==> flow/design.v <==
module calculator(
	input newkey,
	input [4:0] keycode,
	input clk,
	input rst,
	output reg [19:0] x,
	output reg led							 
	);
	localparam PLUS = 1'd0;					 
	localparam TIMES = 1'd1;				 
	localparam CLEAR20 = 20'd0;				 
	localparam CLEAR2 = 2'd0;				 
	localparam CLEAR1 = 1'd0;				 
	reg [19:0] y;
	reg op;
	reg [19:0] nextX;
	reg [19:0] nextY;
	reg nextOp;
	reg nextLED;
	reg [2:0] select;
	wire [19:0] sum;
	wire [19:0] product;
	wire [19:0] result;
	wire [19:0] ovp;						 
	wire ovs;								 
	always @ (posedge clk)
		begin
			if (rst)
				begin
					x <= CLEAR20;
					y <= CLEAR20;
					op <= CLEAR1;
					led <= CLEAR1;
				end
			else
				begin
					x <= nextX;
					y <= nextY;
					op <= nextOp;
					led <= nextLED;
				end
		end
  always @ (select, x, y, op, led, result, ovp, ovs, keycode)
		case(select)
			3'd0:						 
				begin
              		nextX = x;
					nextY = y;
					nextOp = op;
					nextLED = led;
				end
			3'd1:						 
				begin
              		nextX = CLEAR20;
					nextY = x;
					nextOp = PLUS;
					nextLED = CLEAR1;
				end
			3'd2:						 
				begin
              		nextX = CLEAR20;
					nextY = x;
					nextOp = TIMES;
					nextLED = CLEAR1;
				end
			3'd3:						 
				begin
              		nextX = result;
					nextY = y;
					nextOp = op;
					nextLED = op ? (ovp != 0) : ovs;
				end	
			3'd4:						 
				begin
              		nextX = CLEAR20;
					nextY = CLEAR20;
					nextOp = CLEAR1;				 
					nextLED = CLEAR1;
				end
			3'd7:						 
				begin
              		nextX = {x[15:0],keycode[3:0]};	 
					nextY = y;
					nextOp = op;
					nextLED = CLEAR1;
				end
			default:					 
				begin
              		nextX = x;
					nextY = y;
					nextOp = op;
					nextLED = led;
				end
		endcase
	always @ (newkey, keycode)
		begin
			if(!newkey)	select <= 3'd0;				 
			else if(keycode[4]) select <= 3'd7;		 
			else select <= keycode[2:0];			 
		end
	assign result = op ? product : sum;				 
	assign {ovp, product} = x * y;					 
	assign {ovs, sum} = x + y;						 
endmodule	
# Reports on calculator
# Tool output for the design above, in the order of the flow.
# Line numbers count from 1 in the design file above.
# Library cell names are shortened.
# Not given: -
dict set report inputs {
  top {calculator}
  clk_port {clk}
  lib {sky130hd}
  lib_corner {tt_025C_1v80}
}

# Elaborated design
# Counts by Yosys on the flattened word-level netlist (proc, flatten, opt, wreduce; memories kept). Register bits leave out memories and registers merged into their read ports (data or address). Print and check cells are left out. Cells with the same type and inputs are merged into one.
dict set report word_totals {
  ff_bits 42
  out_inout_bits 21
  wordCells 28
}
dict set report op_classes {
  n_addsub 1
  mul 1
  equal 5
  mux 8
  reduce_and_logical 9
}
# op n
set ops {}
lappend ops {{20-bit by 20-bit multiplier with 40-bit output} 1}
lappend ops {{20-bit parallel mux with 3-bit select} 1}
lappend ops {{20-bit parallel mux with 2-bit select} 1}
lappend ops {{20-bit by 20-bit adder with 21-bit output} 1}
lappend ops {{20-bit nonzero test} 1}
lappend ops {{20-bit two-way mux} 1}
lappend ops {{2-bit nonzero test} 3}
lappend ops {{3-bit by 2-bit equality test with 1-bit output with constant B} 2}
lappend ops {{3-bit equality test with constant B} 2}
lappend ops {{3-bit two-way mux} 2}
lappend ops {{2-bit OR reduction} 2}
lappend ops {{4-bit OR reduction} 1}
lappend ops {{1-bit parallel mux with 2-bit select} 2}
lappend ops {{3-bit by 1-bit equality test with 1-bit output with constant B} 1}
lappend ops {{3-bit nonzero test} 1}
lappend ops {{3-bit OR reduction} 1}
lappend ops {{1-bit two-way mux} 1}

# Logic depth
# Longest topological path by Yosys (ltp), each cell counted once; first at word level (registers and memories cut), then after technology mapping (sequential cells cut; the memories' decode and read muxes count).
dict set report logic_depth {
  depth_word 5
  abc_area 0
  depth_mapped 27
}

# Mapped cells and area
# Source: synth_stat.txt of the flow (Yosys; design flattened, memories mapped). It holds for the ABC_AREA given above (unset counts as 0); a run with the other value may have another netlist.
# cell_type n type_area_um2
set types {}
lappend types {fa_1 321 6.43E+03}
lappend types {ha_1 170 2127.04}
lappend types {and2_1 216 1.35E+03}
lappend types {inv_1 326 1.22E+03}
lappend types {dfxtp_1 42 840.806}
lappend types {nand2_1 224 840.806}
lappend types {clkbuf_1 107 401.635}
lappend types {a21oi_1 64 320.307}
lappend types {o221a_2 21 236.477}
lappend types {o21ai_0 41 205.197}
lappend types {xnor2_1 23 201.443}
lappend types {nor2_1 49 183.926}
lappend types {a21o_1 20 150.144}
lappend types {xor2_1 16 140.134}
lappend types {nor3_1 25 125.12}
lappend types {a211oi_1 12 90.086}
lappend types {nand3_1 18 90.086}
lappend types {o21a_1 12 90.086}
# Not listed: further types 63, cells in them 164.
dict set report synth_totals {
  cells 1871
  area_um2 16344.4
  seqArea_um2 840.8
  ffs 42
  buf_cells 112
}

# Worst setup path after synthesis
# Source: OpenSTA report_checks on the synthesized netlist (no wires, ideal clock, input and output delay 20% of the period each), path of least setup slack; recovery checks are left aside. Register names are those of the netlist, which keeps one name where synthesis merged equal registers.
dict set report synth_path {
  path_kind {register to register}
  startpoint {register x[12]}
  endpoint {register led}
  period_ns 10.0
  setup_time_ns 0.125
  t_first_pin_ns 0.000
  arrival_ns 6.779
  required_ns 9.875
  setup_slack_ns 3.096
  path_delay_ns 6.904
  path_stages 25
  n_path_buf 2
  period_less_setup_slack_ns 6.904
}
# "path_delay_ns" is the arrival time less input delay plus setup time.
# "path_stages": output pins that drive a net of the path, with the launching flip-flop's if there is one; two outputs of one cell count as two.
# "period_less_setup_slack_ns" = period - worst setup slack (recovery checks aside). The figure is calculated, with input and output delays left at 20% of the set period.
# The rows between start and end are the longest chain of elaborated cells between them; the timing report does not say that the signal goes this way. Where chains are equally long, one stands for them.
# Each line given opens the expression or statement behind the cell; cells for indexed reads and writes are added by Yosys, which also makes memories of some case tables.
dict set report synth_between {
  cell_sequence {dfxtp_1 -> clkbuf_1 -> and2_1 -> fa_1 -> fa_1 -> inv_1 -> fa_1 -> inv_1 -> fa_1 -> fa_1 -> fa_1 -> inv_1 -> fa_1 -> inv_1 -> ha_1 -> clkbuf_1 -> nand3_1 -> or4b_1 -> and3b_1 -> a21oi_1 -> mux2i_1 -> a211oi_1 -> or4_4 -> nor4_2 -> a21oi_1}
  elab_chain_cells 4
  cells_between 5
  cone_lines 4
}
# element line
set synth_lines {}
lappend synth_lines {{from (decl)} 6} ;# output reg [19:0] x,
lappend synth_lines {{from (assign)} 30} ;# x <= CLEAR20;
lappend synth_lines {{from (assign)} 37} ;# x <= nextX;
lappend synth_lines {{20-bit by 20-bit multiplier with 40-bit output} 102}
lappend synth_lines {{20-bit nonzero test} 71} ;# nextLED = op ? (ovp != 0) : ovs;
lappend synth_lines {{1-bit two-way mux} 71}
lappend synth_lines {{1-bit parallel mux with 2-bit select} 44} ;# case(select)
lappend synth_lines {{to (assign)} 33} ;# led <= CLEAR1;
lappend synth_lines {{to (assign)} 40} ;# led <= nextLED;
lappend synth_lines {{to (decl)} 7} ;# output reg led

# Path in the finished layout
# From the final timing report of run A: the path of least setup slack in the routed layout; clock arrival at registers is part of the times.
dict set report layout_path {
  path_kind {register to register}
  startpoint {register x[9]}
  endpoint {register led}
  period_ns 10.0
  setup_time_ns 0.11
  t_first_pin_ns 0.30
  arrival_ns 7.92
  required_ns 10.19
  setup_slack_ns 2.27
  path_stages 23
  n_path_buf 0
}
# The rows between start and end are the longest chain of elaborated cells between them; the timing report does not say that the signal goes this way. Where chains are equally long, one stands for them.
dict set report layout_between {
  cell_sequence {dfxtp_1 -> and2_1 -> fa_1 -> inv_1 -> fa_1 -> fa_1 -> fa_1 -> inv_1 -> fa_1 -> fa_1 -> inv_1 -> fa_1 -> inv_1 -> ha_1 -> nand3_1 -> or4b_1 -> and3b_1 -> a21oi_1 -> mux2i_1 -> a211oi_1 -> or4_4 -> nor4_2 -> a21oi_1}
  elab_chain_cells 4
  cells_between 5
  cone_lines 4
}
# element line
set layout_lines {}
lappend layout_lines {{from (decl)} 6} ;# output reg [19:0] x,
lappend layout_lines {{from (assign)} 30} ;# x <= CLEAR20;
lappend layout_lines {{from (assign)} 37} ;# x <= nextX;
lappend layout_lines {{20-bit by 20-bit multiplier with 40-bit output} 102}
lappend layout_lines {{20-bit nonzero test} 71} ;# nextLED = op ? (ovp != 0) : ovs;
lappend layout_lines {{1-bit two-way mux} 71}
lappend layout_lines {{1-bit parallel mux with 2-bit select} 44} ;# case(select)
lappend layout_lines {{to (assign)} 33} ;# led <= CLEAR1;
lappend layout_lines {{to (assign)} 40} ;# led <= nextLED;
lappend layout_lines {{to (decl)} 7} ;# output reg led

# Design calculator on sky130hd. What follows are 4 stored runs of the flow, each under its own settings; their order means nothing. The constraints put input and output delay at 20% of the set period each and load the outputs with 0.01 pF.
# "achievedPeriod_ns" = clock period - worst setup slack. The figure is calculated, with input and output delays left at 20% of the set period.
# "worst_setup_path_time_ns": the worst setup path's part of the clock period (all of it between registers, 20% less for each end at a port) less its slack. A launch clock that arrives late makes it longer, a capture clock that arrives late makes it shorter.
# "power_uw" is the tool's figure for a default switching activity; nothing was simulated.
run="run A" settings CORE_UTILIZATION=40 period_ns=10.0 CAP_MARGIN=20 CORE_MARGIN=2 SLEW_MARGIN=20
run="run A" results post_synth_area_um2=16344.4 total_die_area_um2=42493.7 layout_stdcell_area_um2=17265.3 final_util_frac=0.426 setup_ws_ns=2.269 final_setup_tns_ns=0.000 fin_hold_ws_ns=0.532 power_uw=934.3 achievedPeriod_ns=7.731 worst_setup_path_time_ns=7.73 worstPathKind="register to register"
run="run B" settings ABC_AREA=0 CELL_PAD_IN_SITES_GLOBAL_PLACEMENT=0 CORE_UTILIZATION=55 GPL_TIMING_DRIVEN=0 PLACE_DENSITY=0.46 SETUP_SLACK_MARGIN=0.82 TNS_END_PERCENT=50 period_ns=11.4 CAP_MARGIN=20 CORE_MARGIN=2 SLEW_MARGIN=20
run="run B" results post_synth_area_um2=16344.4 total_die_area_um2=31111.7 layout_stdcell_area_um2=17254.0 final_util_frac=0.585 setup_ws_ns=2.688 final_setup_tns_ns=0.000 fin_hold_ws_ns=0.579 power_uw=831.4 achievedPeriod_ns=8.712 worst_setup_path_time_ns=8.71 worstPathKind="register to register"
run="run C" settings CORE_UTILIZATION=59 period_ns=7.87 CAP_MARGIN=20 CORE_MARGIN=2 SLEW_MARGIN=20
run="run C" results post_synth_area_um2=16344.4 total_die_area_um2=29049.8 layout_stdcell_area_um2=17250.3 final_util_frac=0.637 setup_ws_ns=0.362 final_setup_tns_ns=0.000 fin_hold_ws_ns=0.672 power_uw=1195 achievedPeriod_ns=7.508 worst_setup_path_time_ns=7.51 worstPathKind="register to register"
run="run D" settings CAP_MARGIN=10 CELL_PAD_IN_SITES_DETAIL_PLACEMENT=2 CELL_PAD_IN_SITES_GLOBAL_PLACEMENT=3 CORE_ASPECT_RATIO=1.42 CORE_MARGIN=6 CORE_UTILIZATION=33 CTS_CLUSTER_DIAMETER=45 CTS_CLUSTER_SIZE=31 GPL_ROUTABILITY_DRIVEN=1 GPL_TIMING_DRIVEN=0 HOLD_SLACK_MARGIN=0.12 MAX_ROUTING_LAYER="met5" MIN_ROUTING_LAYER="met1" PLACE_DENSITY=0.69 SETUP_SLACK_MARGIN=3.13 SLEW_MARGIN=15 TNS_END_PERCENT=95 period_ns=13.3
run="run D" results post_synth_area_um2=16344.4 total_die_area_um2=55096.3 layout_stdcell_area_um2=17545.6 final_util_frac=0.361 setup_ws_ns=4.550 final_setup_tns_ns=0.000 fin_hold_ws_ns=0.583 power_uw=744.5 achievedPeriod_ns=8.750 worst_setup_path_time_ns=8.75 worstPathKind="register to register"
